==> flow/design.v <==
`timescale 1ns/10ps
module  CED(
  input  clk,
  input  rst,
  input  enable,
  output reg ird,
  input  [7:0] idata,	
  output reg [13:0] iaddr,
  output reg cwr_mag_0,
  output reg [12:0] cdata_mag_wr0,
  output reg crd_mag_0,
  input  [12:0] cdata_mag_rd0,
  output reg [13:0] caddr_mag_0,
  output reg cwr_ang_0,
  output reg [12:0] cdata_ang_wr0,
  output reg crd_ang_0,
  input  [12:0] cdata_ang_rd0,
  output reg [13:0] caddr_ang_0,
  output reg cwr1,
  output reg [12:0] cdata_wr1,
  output reg crd1,
  input  [12:0] cdata_rd1,
  output reg [13:0] caddr_1,
  output reg cwr2,
  output reg [12:0] cdata_wr2,
  output reg [13:0] caddr_2,
  output done
);
  parameter INITIAL = 2'd0;
  parameter LAYER0  = 2'd1;
  parameter LAYER1  = 2'd2;
  parameter LAYER2  = 2'd3;
  parameter READ    = 2'd0;
  parameter EXECUTE = 2'd1;
  parameter WRITE   = 2'd2;
  reg  [2:0]  top_cs;
  reg  [2:0]  top_ns;
  reg  [2:0]  inner_cs;
  reg  [2:0]  inner_ns;
  reg  [13:0] p0_addr;  
  reg  [13:0] p1_addr;  
  reg  [12:0] gx_pixel;
  reg  [12:0] gy_pixel;
  reg  [5:0]  read0_cnt;
  reg  [2:0]  read1_cnt;
  reg  [3:0]  read2_cnt;
  reg  [7:0]  row_cnt;
  reg  [7:0]  column_cnt;
  reg         boundary0;
  wire        boundary;
  reg  [12:0] hys_data;
  wire        read_enable;
  wire        skip_to_write;
  wire        skip_to_write0;
  wire        skip_to_write1;
  wire        skip_to_write2;
  wire layer0_done;
  wire layer1_done;
  wire layer2_done;
  wire read0_done;
  wire read1_done;
  wire read2_done;
  wire read_done;
  assign read0_done = (read0_cnt==6'd41);
  assign read1_done = (read1_cnt==3'd6);
  assign read2_done = (read2_cnt==4'd12);
  assign layer0_done = (top_cs==LAYER0 && row_cnt==8'd126);
  assign layer1_done = (top_cs==LAYER1 && row_cnt==8'd126);
  assign layer2_done = (top_cs==LAYER2 && row_cnt==8'd126);
  assign read_enable = (crd_ang_0||crd_mag_0);
  assign boundary = (boundary0 & column_cnt!=0);
  assign read_done = (read0_done||read1_done||read2_done);
  assign skip_to_write0 = (read2_cnt==3 && hys_data>=13'd100);  
  assign skip_to_write1 = (read2_cnt==3 && hys_data<13'd50);    
  assign skip_to_write2 = (read2_cnt>=4 && read2_cnt<=12 && hys_data>=13'd100);    
  assign skip_to_write  = (skip_to_write0||skip_to_write1||skip_to_write2);
  assign done = layer2_done;
  always @(posedge clk, posedge rst) begin
    if (rst) begin
      top_cs <= INITIAL;
    end else begin
      top_cs <= top_ns;
    end
  end
  always @(*) begin
    top_ns=top_cs;
      case (top_cs)
        INITIAL:
          begin
            if (enable) begin
              top_ns=LAYER0;
            end
          end
        LAYER0:
          begin
            if (layer0_done) begin
              top_ns=LAYER1;
            end
          end
        LAYER1:
          begin
            if (layer1_done) begin
              top_ns=LAYER2;
            end
          end
        LAYER2:
          begin
          end
      endcase
  end
  always @(posedge clk, posedge rst) begin
    if (rst) begin
      inner_cs <= READ;
    end else begin
      inner_cs <= inner_ns;
    end
  end
  always @(*) begin
    inner_ns=inner_cs;
      case (inner_cs)
        READ:
          begin
            if (boundary0||skip_to_write) begin
              inner_ns=WRITE;
            end else if (read_done) begin
              inner_ns=EXECUTE;
            end
          end
        EXECUTE:
          begin
            inner_ns=WRITE;
          end
        WRITE:
          begin
            inner_ns=READ;
            if (boundary||layer1_done) begin
              inner_ns=WRITE;
            end
          end
      endcase
  end
  always @(*) begin
    ird=0;
    cwr_ang_0=0;
    cwr_mag_0=0;
    if (top_cs==LAYER0) begin
      case (inner_cs)
        READ:
          begin
            ird=1;
          end
        EXECUTE:
          begin
            ird=1;
          end
        WRITE:
          begin
            ird=1;
            cwr_ang_0=1;
            cwr_mag_0=1;
          end
      endcase
    end
  end
  always @(*) begin
    cwr1=0;
    crd_ang_0=0;
    crd_mag_0=0;
    if (top_cs==LAYER1) begin
      case (inner_cs)
        READ:
          begin
            crd_ang_0=1;
            crd_mag_0=1;
          end
        EXECUTE:
          begin
          end
        WRITE:
          begin
            cwr1=1;
          end
      endcase
    end
  end
  always @(*) begin
    crd1=0;
    cwr2=0;
    if (top_cs==LAYER2) begin
      case (inner_cs)
        READ:
          begin
            crd1=1;
          end
        EXECUTE:
          begin
          end
        WRITE:
          begin
            cwr2=1;
          end
      endcase
    end
  end
  wire [7:0] column_cnt_up;
  assign column_cnt_up = column_cnt+1;
  always @(posedge clk, posedge rst) begin
    if (rst) begin
      column_cnt <= 0;
    end else begin
      if (layer1_done) begin
        column_cnt <= 0;
      end else if (column_cnt!=8'd125 && inner_cs==WRITE) begin
        column_cnt <= column_cnt_up;
      end else if (column_cnt==8'd125 && inner_cs==WRITE) begin
        column_cnt <= 0;
      end
    end
  end
  wire [7:0] row_cnt_up;
  assign row_cnt_up = row_cnt+1;
  always @(posedge clk, posedge rst) begin
    if (rst) begin
      row_cnt <= 0;
    end else begin
      if (layer0_done||layer1_done) begin
        row_cnt <= 0;
      end else if (column_cnt!=8'd125 && inner_cs==WRITE) begin 
        row_cnt <= row_cnt;
      end else if (column_cnt==8'd125 && inner_cs==WRITE) begin
        row_cnt <= row_cnt_up;
      end
    end
  end
  wire [5:0] read0_cnt_up;
  assign read0_cnt_up = read0_cnt+1;
  always @(posedge clk, posedge rst) begin
    if (rst) begin
      read0_cnt <= 0;
    end else begin
      if (ird && read0_cnt!=6'd41) begin
        read0_cnt <= read0_cnt_up;
      end else if (ird && read0_cnt==6'd41) begin
        read0_cnt <= 0;
      end
    end
  end
  wire [2:0] read1_cnt_up;
  assign read1_cnt_up = read1_cnt+1;
  always @(posedge clk, posedge rst) begin
    if (rst) begin
      read1_cnt <= 0;
    end else begin
      if (read_enable && read1_cnt!=3'd6) begin
        read1_cnt <= read1_cnt_up;
      end else if (read_enable && read1_cnt==3'd6) begin
        read1_cnt <= 0;
      end
    end
  end
  wire [3:0] read2_cnt_up;
  assign read2_cnt_up = read2_cnt+1;
  always @(posedge clk, posedge rst) begin
    if (rst) begin
      read2_cnt <= 0;
    end else begin
      if (skip_to_write) begin
        read2_cnt <= 0;
      end else begin
        if (crd1 && read2_cnt!=4'd12) begin
          read2_cnt <= read2_cnt_up;
        end else if (crd1 && read2_cnt==4'd12) begin
          read2_cnt <= 0;
        end
      end
    end
  end
  wire [13:0] p0_addr_cnt_up; 
  wire [13:0] p0_addr_cnt_up3;
  assign p0_addr_cnt_up  = p0_addr+1;
  assign p0_addr_cnt_up3 = p0_addr+3;
  always @(posedge clk, posedge rst) begin
    if (rst) begin
      p0_addr <= 14'd129;
    end else begin
      if (read0_cnt==6'd8 && column_cnt!=8'd125) begin
        p0_addr <= p0_addr_cnt_up;
      end else if (read0_cnt==6'd8 && column_cnt==8'd125) begin
        p0_addr <= p0_addr_cnt_up3;
      end
    end
  end
  wire [13:0] p1_addr_cnt_up; 
  assign p1_addr_cnt_up  = p1_addr+1;
  always @(posedge clk, posedge rst) begin
    if (rst) begin
      p1_addr <= 14'd126;
    end else begin
      if (layer1_done) begin
        p1_addr <= 14'd126;
      end else if (top_cs>=LAYER1 && inner_cs==WRITE && row_cnt>=8'd1) begin
        p1_addr <= p1_addr_cnt_up;
      end
    end
  end
  wire [13:0] p0_addr1; 
  reg  [14:0] var1;
  assign p0_addr1=p0_addr+var1;  
  always @(*) begin
    var1 = 0;
    case (read0_cnt)
      0:  
        begin
          var1 = -14'd129;
        end
      1:  
        begin
          var1 = -14'd128;
        end
      2:  
        begin
          var1 = -14'd127;
        end
      3:  
        begin
          var1 = -14'd1;
        end
      4:  
        begin
          var1 = 0;
        end
      5:  
        begin
          var1 = 14'd1;
        end
      6:  
        begin
          var1 = 14'd127;
        end
      7:  
        begin
          var1 = 14'd128;
        end
      8:  
        begin
          var1 = 14'd129;
        end
    endcase
  end
  wire [13:0] p1_addr1;
  reg [14:0] var2;
  assign p1_addr1=p1_addr+var2;  
  always @(*) begin
    var2 = 0;
    case (read1_cnt)
      3:
        begin
          if (cdata_ang_rd0==13'd0) begin
            var2 = -14'd1;
          end else if (cdata_ang_rd0==13'd135) begin
            var2 = -14'd127;
          end else if (cdata_ang_rd0==13'd90) begin
            var2 = -14'd126;
          end else begin  
            var2 = -14'd125;
          end
        end
      4:
        begin
          if (cdata_ang_rd0==13'd0) begin
            var2 = 14'd1;
          end else if (cdata_ang_rd0==13'd135) begin
            var2 = 14'd127;
          end else if (cdata_ang_rd0==13'd90) begin
            var2 = 14'd126;
          end else begin  
            var2 = 14'd125;
          end
        end
    endcase
    if (hys_data>=13'd50 && hys_data<13'd100) begin
      case (read2_cnt)
        3: 
          begin
            var2 = -14'd127;
          end
        4: 
          begin
            var2 = -14'd126;
          end
        5: 
          begin
            var2 = -14'd125;
          end
        6: 
          begin
            var2 = -14'd1;
          end
        7: 
          begin
            var2 = 14'd1;
          end
        8: 
          begin
            var2 = 14'd125;
          end
        9: 
          begin
            var2 = 14'd126;
          end
        10: 
          begin
            var2 = 14'd127;
          end
      endcase
    end
  end
  always @(posedge clk, posedge rst) begin
    if (rst) begin
      iaddr<=0;
    end else begin
      if (ird) begin
        case (read0_cnt)
          0:
            begin
              iaddr<=p0_addr1;
            end
          1: 
            begin
              iaddr<=p0_addr1;
            end
          2:
            begin
              iaddr<=p0_addr1;
            end
          3:
            begin
              iaddr<=p0_addr1;
            end
          4:
            begin
              iaddr<=p0_addr1;
            end
          5:
            begin
              iaddr<=p0_addr1;
            end
          6:
            begin
              iaddr<=p0_addr1;
            end
          7:
            begin
              iaddr<=p0_addr1;
            end
          8:
            begin
              iaddr<=p0_addr1;
            end 
        endcase
      end
    end
  end
  reg  [9:0] idata_buffer_x;  
  wire [8:0] idata_mul2;
  assign idata_mul2 = idata<<1;
  always @(posedge clk, posedge rst) begin
    if (rst) begin
      idata_buffer_x <= 0;
    end else begin
      if (layer0_done) begin
        idata_buffer_x <= 0;
      end else if (ird) begin
        case (read0_cnt)
          2:
            begin
              idata_buffer_x <= -idata;
            end
          3:
            begin
              idata_buffer_x <= 0;
            end
          4:
            begin
              idata_buffer_x <= idata;
            end
          5:
            begin
              idata_buffer_x <= -idata_mul2;
            end
          6:
            begin
              idata_buffer_x <= 0;
            end
          7:
            begin
              idata_buffer_x <= idata_mul2;
            end
          8:
            begin
              idata_buffer_x <= -idata;
            end
          9:
            begin
              idata_buffer_x <= 0;
            end 
          10:
            begin
              idata_buffer_x <= idata;
            end 
        endcase
      end
    end
  end
  reg  [9:0] idata_buffer_y;  
  always @(posedge clk, posedge rst) begin
    if (rst) begin
      idata_buffer_y <= 0;
    end else begin
      if (layer0_done) begin
        idata_buffer_y <= 0;
      end else if (ird) begin
        case (read0_cnt)
          2:
            begin
              idata_buffer_y <= -idata;
            end
          3:
            begin
              idata_buffer_y <= -idata_mul2;
            end
          4:
            begin
              idata_buffer_y <= -idata;
            end
          5:
            begin
              idata_buffer_y <= 0;
            end
          6:
            begin
              idata_buffer_y <= 0;
            end
          7:
            begin
              idata_buffer_y <= 0;
            end
          8:
            begin
              idata_buffer_y <= idata;
            end
          9:
            begin
              idata_buffer_y <= idata_mul2;
            end 
          10:
            begin
              idata_buffer_y <= idata;
            end 
        endcase
      end
    end
  end
  wire [12:0] gx_pixel_sum;  
  assign gx_pixel_sum = $signed(gx_pixel)+$signed(idata_buffer_x);
  always @(posedge clk, posedge rst) begin
    if (rst) begin
      gx_pixel <= 0;
    end else begin
      if (read0_cnt>=6'd3) begin
        gx_pixel <= gx_pixel_sum;
      end else begin
        gx_pixel <= 0;
      end
    end
  end
  wire [12:0] gy_pixel_sum;  
  assign gy_pixel_sum = $signed(gy_pixel)+$signed(idata_buffer_y);
  always @(posedge clk, posedge rst) begin
    if (rst) begin
      gy_pixel <= 0;
    end else begin
      if (read0_cnt>=6'd3) begin
        gy_pixel <= gy_pixel_sum;
      end else begin
        gy_pixel <= 0;
      end
    end
  end
  reg  [12:0] mag0;
  wire [12:0] absolute_gx;
  wire [12:0] absolute_gy;
  wire [12:0] absolute_sum;
  assign absolute_gx = (gx_pixel_sum[12]==1)?(~gx_pixel_sum)+1:gx_pixel_sum; 
  assign absolute_gy = (gy_pixel_sum[12]==1)?(~gy_pixel_sum)+1:gy_pixel_sum; 
  assign absolute_sum = absolute_gx + absolute_gy;
  always @(posedge clk, posedge rst) begin
    if (rst) begin
      mag0 <= 0;
    end else begin
      mag0 <= absolute_sum;
    end
  end
  always @(posedge clk, posedge rst) begin
    if (rst) begin
      cdata_mag_wr0 <= 0;
    end else begin
      if (read0_cnt==12) begin
        cdata_mag_wr0 <= mag0;
      end
    end
  end
  wire [13:0] caddr_mag_0_cnt_up;
  assign caddr_mag_0_cnt_up = caddr_mag_0+1;
  always @(posedge clk, posedge rst) begin
    if (rst) begin
      caddr_mag_0 <= 0;
    end else begin
      if (cwr_mag_0) begin
        caddr_mag_0 <= caddr_mag_0_cnt_up;
      end else if (crd_mag_0) begin
        caddr_mag_0 <= p1_addr1;
      end
    end
  end
  wire [28:0] gy_pixel_sum_shf16 = gy_pixel_sum<<16;
  wire [28:0] div_out;
  divider2 div(
    .clk(clk),
    .rst(rst),
    .dividend(gy_pixel_sum_shf16),
    .divisor(gx_pixel_sum),
    .read0_cnt(read0_cnt),
    .out(div_out)
  );
  reg  [28:0] temp_result;
  always @(posedge clk, posedge rst) begin
    if (rst) begin
      temp_result <= 0;
    end else begin
      if (read0_cnt==6'd41) begin
        temp_result <= div_out;
      end
    end
  end
  reg ang_is_0;
  reg ang_is_90;
  always @(posedge clk, posedge rst) begin
    if (rst) begin
      ang_is_0 <= 0;
    end else begin
      if (read0_cnt==11) begin
        if (gy_pixel_sum==0 && gx_pixel_sum==0) begin
          ang_is_0 <= 1;
        end else begin
          ang_is_0 <= 0;
        end
      end
    end
  end
  always @(posedge clk, posedge rst) begin
    if (rst) begin
      ang_is_90 <= 0;
    end else begin
      if (read0_cnt==11) begin
        if (gy_pixel_sum!=0 && gx_pixel_sum==0) begin
          ang_is_90 <= 1;
        end else begin
          ang_is_90 <= 0;
        end
      end
    end
  end
  reg  [12:0] ang;
  always @(posedge clk, posedge rst) begin
    if (rst) begin
      ang <= 13'd0;
    end else begin
      if (ang_is_0) begin
        ang <= 13'd0;
      end else if (ang_is_90) begin
        ang <= 13'd90;
      end else begin
        if ($signed(temp_result)<$signed(29'h00006A09)&&$signed(temp_result)>$signed(29'h1FFF95F7)) begin
          ang <= 13'd0;
        end else if ($signed(temp_result)>$signed(29'h00006A09)&&$signed(temp_result)<$signed(29'h00026A09)) begin
          ang <= 13'd45;
        end else if ($signed(temp_result)>$signed(29'h00026A09)||$signed(temp_result)<$signed(29'h1FFD95F7)) begin
          ang <= 13'd90;
        end else if ($signed(temp_result)<$signed(29'h1FFF95F7)&&$signed(temp_result)>$signed(29'h1FFD95F7)) begin
          ang <= 13'd135;
        end
      end
    end
  end
  always @(*) begin
    cdata_ang_wr0 = ang;
  end
  wire [13:0] caddr_ang_0_cnt_up;
  assign caddr_ang_0_cnt_up = caddr_ang_0+1;
  always @(posedge clk, posedge rst) begin
    if (rst) begin
      caddr_ang_0 <= 0;
    end else begin
      if (cwr_ang_0) begin
        caddr_ang_0 <= caddr_ang_0_cnt_up;
      end else if (crd_ang_0) begin
        caddr_ang_0 <= p1_addr;
      end
    end
  end
  reg [12:0] mag1_0;
  reg [12:0] mag1_1;
  reg [12:0] mag1_2;
  always @(posedge clk, posedge rst) begin
    if (rst) begin
      mag1_0 <= 0;
    end else begin
      if (read1_cnt==3'd4) begin
        mag1_0 <= cdata_mag_rd0;
      end
    end
  end
  always @(posedge clk, posedge rst) begin
    if (rst) begin
      mag1_1 <= 0;
    end else begin
      if (read1_cnt==3'd5) begin
        mag1_1 <= cdata_mag_rd0;
      end
    end
  end
  always @(posedge clk, posedge rst) begin
    if (rst) begin
      mag1_2 <= 0;
    end else begin
      if (read1_cnt==3'd6) begin
        mag1_2 <= cdata_mag_rd0;
      end
    end
  end
  always @(*) begin
    boundary0 = 0;
    if (top_cs>=LAYER1) begin
      if (row_cnt==0||row_cnt==8'd125||column_cnt==0||column_cnt==8'd125) begin
        boundary0 = 1;
      end
    end
  end
  always @(*) begin
    cdata_wr1 = 0;
    if (boundary0) begin
      cdata_wr1 = 0;
    end else begin
      if (mag1_0>=mag1_1 && mag1_0>=mag1_2) begin
        cdata_wr1 = mag1_0;
      end
    end
  end
  wire [13:0] caddr_1_cnt_up;
  assign caddr_1_cnt_up = caddr_1+1;
  always @(posedge clk, posedge rst) begin
    if (rst) begin
      caddr_1 <= 0;
    end else begin
      if (cwr1) begin
        caddr_1 <= caddr_1_cnt_up;
      end else if (crd1) begin
        caddr_1 <= p1_addr1;
      end 
    end
  end
  always @(posedge clk, posedge rst) begin
    if (rst) begin
      hys_data <= 0;
    end else begin
      if (read2_cnt>=3'd2) begin
        if (cdata_rd1>=hys_data) begin
          hys_data <= cdata_rd1;
        end
      end else if (read2_cnt==3'd1) begin
        hys_data <= 0;
      end
    end
  end
  always @(*) begin
    cdata_wr2 = 0;
    if (boundary0) begin
      cdata_wr2 = 0;
    end else begin
      if (hys_data>=13'd100) begin
        cdata_wr2 = 13'd255;
      end else if (hys_data<13'd50) begin
        cdata_wr2 = 0;
      end 
    end
  end
  wire [13:0] caddr_2_cnt_up;
  assign caddr_2_cnt_up = caddr_2+1;
  always @(posedge clk, posedge rst) begin
    if (rst) begin
      caddr_2 <= 0;
    end else begin
      if (cwr2) begin
        caddr_2 <= caddr_2_cnt_up;
      end
    end
  end
endmodule
module divider2 (
  input                clk,
  input                rst,
  input      [28:0]    dividend,   
  input      [12:0]    divisor,    
  input      [5:0]     read0_cnt,
  output reg [28:0]    out
);
  parameter S0  = 0;
  parameter S1  = 1;
  parameter S2  = 2;
  parameter S3  = 3;
  parameter S4  = 4;
  parameter S5  = 5;
  parameter S6  = 6;
  parameter S7  = 7;
  parameter S8  = 8;
  parameter S9  = 9;
  parameter S10 = 10;
  parameter S11 = 11;
  parameter S12 = 12;
  parameter S13 = 13;
  parameter S14 = 14;
  parameter S15 = 15;
  parameter S16 = 16;
  parameter S17 = 17;
  parameter S18 = 18;
  parameter S19 = 19;
  parameter S20 = 20;
  parameter S21 = 21;
  parameter S22 = 22;
  parameter S23 = 23;
  parameter S24 = 24;
  parameter S25 = 25;
  parameter S26 = 26;
  parameter S27 = 27;
  parameter S28 = 28;
  reg [4:0]  div_cs;
  reg [4:0]  div_ns;
  reg        sign;
  reg [28:0] udividend;  
  reg [12:0] udivisor;   
  reg [13:0] udividend_reg;
  reg [28:0] merchant;
  reg [12:0] remainder;
  always @(posedge clk, posedge rst) begin
    if (rst) begin
      div_cs <= S0;
    end else begin
      if (read0_cnt>=12 && read0_cnt<41) begin
        div_cs <= div_ns;
      end else begin
        div_cs <= S0;
      end
    end
  end
  always @(*) begin
    div_ns = div_cs;
    case (div_cs)
      S0:
        begin
          div_ns = S1;
        end
      S1:
        begin
          div_ns = S2;
        end
      S2:
        begin
          div_ns = S3;
        end
      S3:
        begin
          div_ns = S4;
        end
      S4:
        begin
          div_ns = S5;
        end
      S5:
        begin
          div_ns = S6;
        end
      S6:
        begin
          div_ns = S7;
        end
      S7:
        begin
          div_ns = S8;
        end
      S8:
        begin
          div_ns = S9;
        end
      S9:
        begin
          div_ns = S10;
        end
      S10:
        begin
          div_ns = S11;
        end
      S11:
        begin
          div_ns = S12;
        end
      S12:
        begin
          div_ns = S13;
        end
      S13:
        begin
          div_ns = S14;
        end
      S14:
        begin
          div_ns = S15;
        end
      S15:
        begin
          div_ns = S16;
        end
      S16:
        begin
          div_ns = S17;
        end
      S17:
        begin
          div_ns = S18;
        end
      S18:
        begin
          div_ns = S19;
        end
      S19:
        begin
          div_ns = S20;
        end
      S20:
        begin
          div_ns = S21;
        end
      S21:
        begin
          div_ns = S22;
        end
      S22:
        begin
          div_ns = S23;
        end
      S23:
        begin
          div_ns = S24;
        end
      S24:
        begin
          div_ns = S25;
        end
      S25:
        begin
          div_ns = S26;
        end
      S26:
        begin
          div_ns = S27;
        end
      S27:
        begin
          div_ns = S28;
        end
      S28:
        begin
          div_ns = S0;
        end
    endcase
  end
  reg [28:0] udividend0;
  reg [12:0] udivisor0;
  always @(*) begin
    udividend0 = (dividend[28]==1) ? ~(dividend)+1 : dividend;
    udivisor0 = (divisor[12]==1)  ? ~(divisor)+1  : divisor;  
  end
  always @(posedge clk, posedge rst) begin
    if (rst) begin
      udividend <= 0;
      udivisor  <= 0;
    end else begin
      if (read0_cnt==11) begin
        udividend <= udividend0;
        udivisor  <= udivisor0;
      end
    end
  end
  always @(*) begin
    udividend_reg = 0;
    case (div_cs)
      S0:
        begin
          udividend_reg = udividend[28];
        end
      S1:
        begin
          udividend_reg = {remainder, udividend[27]};
        end
      S2:
        begin
          udividend_reg = {remainder, udividend[26]};
        end
      S3:
        begin
          udividend_reg = {remainder, udividend[25]};
        end
      S4:
        begin
          udividend_reg = {remainder, udividend[24]};
        end
      S5:
        begin
          udividend_reg = {remainder, udividend[23]};
        end
      S6:
        begin
          udividend_reg = {remainder, udividend[22]};
        end
      S7:
        begin
          udividend_reg = {remainder, udividend[21]};
        end
      S8:
        begin
          udividend_reg = {remainder, udividend[20]};
        end
      S9:
        begin
          udividend_reg = {remainder, udividend[19]};
        end
      S10:
        begin
          udividend_reg = {remainder, udividend[18]};
        end
      S11:
        begin
          udividend_reg = {remainder, udividend[17]};
        end
      S12:
        begin
          udividend_reg = {remainder, udividend[16]};
        end
      S13:
        begin
          udividend_reg = {remainder, udividend[15]};
        end
      S14:
        begin
          udividend_reg = {remainder, udividend[14]};
        end
      S15:
        begin
          udividend_reg = {remainder, udividend[13]};
        end
      S16:
        begin
          udividend_reg = {remainder, udividend[12]};
        end
      S17:
        begin
          udividend_reg = {remainder, udividend[11]};
        end
      S18:
        begin
          udividend_reg = {remainder, udividend[10]};
        end
      S19:
        begin
          udividend_reg = {remainder, udividend[9]};
        end
      S20:
        begin
          udividend_reg = {remainder, udividend[8]};
        end
      S21:
        begin
          udividend_reg = {remainder, udividend[7]};
        end
      S22:
        begin
          udividend_reg = {remainder, udividend[6]};
        end
      S23:
        begin
          udividend_reg = {remainder, udividend[5]};
        end
      S24:
        begin
          udividend_reg = {remainder, udividend[4]};
        end
      S25:
        begin
          udividend_reg = {remainder, udividend[3]};
        end
      S26:
        begin
          udividend_reg = {remainder, udividend[2]};
        end
      S27:
        begin
          udividend_reg = {remainder, udividend[1]};
        end
      S28:
        begin
          udividend_reg = {remainder, udividend[0]};
        end
    endcase
  end
  wire [28:0] merchant_shf;
  wire [28:0] merchant_shf_up;
  assign merchant_shf = (merchant<<1);
  assign merchant_shf_up = (merchant<<1)+1;
  always @(posedge clk, posedge rst) begin
    if (rst) begin
      merchant <= 0;
    end else begin
      if (read0_cnt==41) begin
        merchant <= 0;
      end else begin
        if (udividend_reg>=udivisor && read0_cnt>=12) begin
          merchant <= merchant_shf_up;   
        end else begin
          merchant <= merchant_shf;      
        end
      end
    end
  end
  wire [12:0] remainder0;
  assign remainder0 = udividend_reg-udivisor;
  always @(posedge clk, posedge rst) begin
    if (rst) begin
      remainder <= 0;
    end else begin
      remainder <= udividend_reg;
      if (udividend_reg>=udivisor) begin
        remainder <= remainder0;  
      end
    end
  end
  wire sign_bit = dividend[28]^divisor[12];
  always @(posedge clk, posedge rst) begin
    if (rst) begin
      sign <= 0;
    end else begin
      if (read0_cnt==11) begin
        sign <= sign_bit;
      end
    end
  end
  always @(*) begin
    out = (sign==1) ? (~merchant)+1 : merchant;
  end
endmodule
* Step by step through the tools: CED *
The steps from the RTL of CED to its reports follow in flow order.
Line numbers count from 1 in the design file above.
Cell names lack the library's common part.
The mark -- stands for no value.

inputs
  top module = CED
  clock port = clk
  cell library = sky130hd
  timing corner = tt_025C_1v80

* Elaborated design *
Yosys after proc, flatten, opt, wreduce and memory -nomap, before mapping. Memory bits, and registers merged into a memory's read port (data or address), are not among the register bits. Print and check cells are not counted.
Memory sizes are those after Yosys's memory passes, which may raise the word count (mostly to a power of two), join words into wider ones and drop unused or constant bits.

operators by class
  $add $sub $neg = 25
  $mul = 0
  divide/modulo/power cells = 0
  $lt $le $gt $ge = 24
  eq/ne operators = 79
  shift-type cells = 0
  muxes and demuxes = 85
  bitwise gates (word level) = 6
  reductions and logical operators = 82

operator list
  kind                                           number
  parallel mux 14 bit (select 29 bit)            1
  2-to-1 mux 13 bit                              16
  2-to-1 mux 14 bit                              12
  parallel mux 5 bit (select 29 bit)             1
  2-to-1 mux 29 bit                              4
  parallel mux 14 bit (select 8 bit)             1
  parallel mux 10 bit (select 5 bit)             2
  adder 29 x 1 -> 29 bit with constant B         3
  adder 14 x 1 -> 14 bit with constant B         6
  == test 5 bit with constant B                  13
  2-to-1 mux 8 bit                               8
  > comparator 29 x 16 -> 1 bit with constant B  2
  < comparator 29 x 16 -> 1 bit with constant B  2
  > comparator 29 x 19 -> 1 bit with constant B  2
  < comparator 29 x 19 -> 1 bit with constant B  2
  NOT 29 bit                                     2
  == test 5 x 4 -> 1 bit with constant B         8
  2-to-1 mux 10 bit                              4
  greater-or-equal comparator 13 bit             3
  logical NOT 13 bit                             3
  != test 30 bit with constant B                 1
  == test 6 x 4 -> 1 bit with constant B         5
  logical AND 1 bit                              28
  adder 14 bit                                   2
  parallel mux 14 bit (select 2 bit)             1
  adder 13 x 1 -> 13 bit with constant B         2
  adder 13 x 10 -> 13 bit                        2
  NOT 13 bit                                     2

Not listed: further kinds 71, cells in them 163.

word-level totals
  register bits after elaboration = 391
  bits in latches = 0
  RAM bits = 0
  ROM bits = 240
  word width x clocked read ports = 0
  memory cells = 1
  output and inout port bits = 131

memory list
  name              depth  bits a word  rd ports  wr ports  RTL line  text
  (name not given)  16     15           1         0         311       case (read0_cnt)

* Logic depth *
Yosys ltp: most cells in a row. Word level: on the elaborated netlist, between registers, memories and ports. Mapped: between sequential cells and ports; inverters and the memories' decode and read muxes count.

logic depth
  depth after elaboration = 10
  ABC_AREA = 0
  mapped depth = 23
  gate-level depth less buffers = 22

* Mapped cells and area *
Source: synth_stat.txt of the flow (Yosys; design flattened, memories mapped). It holds for the ABC_AREA given above (unset counts as 0); a run with the other value may have another netlist.
The area totals of this step are shown rounded.

cell types
  type      number  total area (µm²)
  dfrtp_1   382     9.56E+03
  ha_1      145     1814.24
  mux2_2    90      1.01E+03
  o21ai_0   168     840.806
  a21oi_1   159     795.763
  xnor2_1   89      779.498
  nand2_1   188     705.677
  nor2_1    182     683.155
  xor2_1    76      665.638
  and2_1    91      569.296
  inv_1     132     495.475
  nand3_1   75      375.36
  dfstp_2   11      289.027
  nor3_1    52      260.25
  clkbuf_1  64      240.23
  a21o_1    27      202.694
  nand4_1   29      181.424
  and3_1    28      175.168

Not listed: further types 65, cells in them 364.

synthesis totals
  standard cells after synthesis = 2352
  mapped area = 0.0225 mm²
  sequential area = 0.00985 mm²
  flip-flops = 393
  buffer cells = 96

The figures by module come from a second, unflattened synthesis with its own total; it is not the netlist above.

second synthesis, totals
  cell total of the unflattened synthesis = 2532
  area (unflattened synthesis) = 0.0242 mm²

Each row is one instance without its submodules.

modules
  module    times used  cells  area (mm²)
  CED       1           1909   0.018
  divider2  1           623    0.00616

* Path before layout *
Path of least setup slack by OpenSTA after synthesis, without wires, with an ideal clock, recovery checks aside; 20% of the period is set as input and as output delay. Where synthesis merged equal registers, the netlist keeps one of their names.

timing path post-synthesis
  path kind = reg2reg
  from = reg idata_buffer_y[0]
  to = reg mag0[12]
  clock period = 5000 ps
  library setup time = 130 ps
  time at the first pin = 0 ps
  arrival time = 4483 ps
  required time = 4870 ps
  setup slack = 387 ps
  delay of the path = 4613 ps
  driving pins on the path = 23
  buffers on the path = 1
  synthesis period reached = 4613 ps

"delay of the path" = arrival - input delay + setup time.
"driving pins on the path" counts driving pins, that of a launching flip-flop among them; a cell with two outputs on the path counts twice.
"synthesis period reached" = period - worst setup slack (recovery checks aside). The figure is calculated, with input and output delays left at 20% of the set period.
The rows between start and end are the longest chain of elaborated cells between them; the timing report does not say that the signal goes this way. Where chains are equally long, one stands for them.
Each line given opens the expression or statement behind the cell; cells for indexed reads and writes are added by Yosys, which also makes memories of some case tables.
A register here has more assigning lines than the two given.

between the ends, post-synthesis
  cell sequence = dfrtp_1 ha_1 inv_1 fa_1 nand2b_1 a21oi_1 nor4b_1 nor3b_1 a221oi_2 xnor2_1 clkbuf_1 mux2i_1 fa_1 a21o_1 a21oi_1 o21bai_1 a21oi_1 o21bai_1 a21oi_1 nor2b_1 a221oi_2 o31ai_1 xnor2_1
  cells in the longest elaborated chain = 5

ends and longest elaborated chain, post-synthesis
  item                     RTL line  text
  start: declaration       515       reg  [9:0] idata_buffer_y;
  start: assignment        526       idata_buffer_y <= -idata;
  start: assignment        530       idata_buffer_y <= -idata_mul2;
  adder 13 x 10 -> 13 bit  578       assign gy_pixel_sum = $signed(gy_pixel)+$signed(idata_buffer_y);
  NOT 13 bit               595       assign absolute_gy = (gy_pixel_sum[12]==1)?(~gy_pixel_sum)+1:gy_pixel_sum;
  adder 13 x 1 -> 13 bit   595
  2-to-1 mux 13 bit        595
  adder 13 bit             596       assign absolute_sum = absolute_gx + absolute_gy;
  end: assignment          599       mag0 <= 0;
  end: assignment          601       mag0 <= absolute_sum;
  end: declaration         590       reg  [12:0] mag0;

* Worst path after layout *
From the final timing report of entry B: the path of least setup slack in the routed layout; clock arrival at registers is part of the times.
The report prints the path's times to 10 ps; the period is as set.

timing path after layout
  path kind = reg2out
  from = reg mag1_0[1]
  to = out cdata_wr1[3]
  clock period = 7880 ps
  external output delay = 1580 ps
  time at the first pin = 570 ps
  arrival time = 3810 ps
  required time = 6300 ps
  setup slack = 2500 ps
  driving pins on the path = 14
  buffers on the path = 1

The rows between start and end are the longest chain of elaborated cells between them; the timing report does not say that the signal goes this way. Where chains are equally long, one stands for them.

between the ends, after layout
  cell sequence = dfrtp_1 ha_1 nor2b_1 o21a_1 o21a_1 o21a_1 o21a_1 o21a_1 o21ai_0 nand2b_1 a2111oi_4 nor3_4 and2_1 clkdlybuf4s50_1
  cells in the longest elaborated chain = 4

ends and longest elaborated chain, after layout
  item                                RTL line  text
  start: declaration                  712       reg [12:0] mag1_0;
  start: assignment                   717       mag1_0 <= 0;
  start: assignment                   720       mag1_0 <= cdata_mag_rd0;
  greater-or-equal comparator 13 bit  755       if (mag1_0>=mag1_1 && mag1_0>=mag1_2) begin
  logical AND 1 bit                   755
  2-to-1 mux 13 bit                   755
  2-to-1 mux 13 bit                   752       if (boundary0) begin
  end: declaration                    20        output reg [12:0] cdata_wr1,

Subject: flow runs of CED

Hi,

Below are 4 stored runs of the flow (Yosys, OpenROAD; platform sky130hd) on CED, each with its settings and what was measured, unordered. Constraints: input delay and output delay 20% of the set period each, output load 0.01 pF.
Results are given in rounded form.
A setting shown as n/a is not set for that run.
Among the results, n/a means that no value is shown for the run.

item                                entry A  entry B  entry C  entry D
CELL_PAD_IN_SITES_GLOBAL_PLACEMENT  3        n/a      n/a      n/a
CORE_ASPECT_RATIO                   0.61     0.51     0.76     n/a
CORE_UTILIZATION                    69       25       25       40
CTS_CLUSTER_SIZE                    23       n/a      n/a      n/a
GPL_TIMING_DRIVEN                   1        n/a      1        n/a
MAX_ROUTING_LAYER                   met5     met5     met4     n/a
PLACE_DENSITY_LB_ADDON              0.1      n/a      0.03     n/a
SETUP_SLACK_MARGIN                  -0.06    2.3      n/a      n/a
period_ns                           3.51     7.88     7.21     4.03
CAP_MARGIN                          20       20       25       20
CORE_MARGIN                         2        10       2        2
SLEW_MARGIN                         20       20       20       20
HOLD_SLACK_MARGIN                   n/a      -0.03    n/a      n/a
MIN_ROUTING_LAYER                   n/a      met2     n/a      n/a
synthesized cell area (mm²)         n/a      0.0225   0.0225   0.0225
die area (mm²)                      n/a      0.103    0.0924   0.0582
utilization after layout            n/a      0.303    0.305    0.514
lowest setup slack (ps)             n/a      2500     1490     -193
post-route setup TNS (ps)           n/a      0        0        -2530

Entry A: no results, placement failed with FLW-0024

Regards
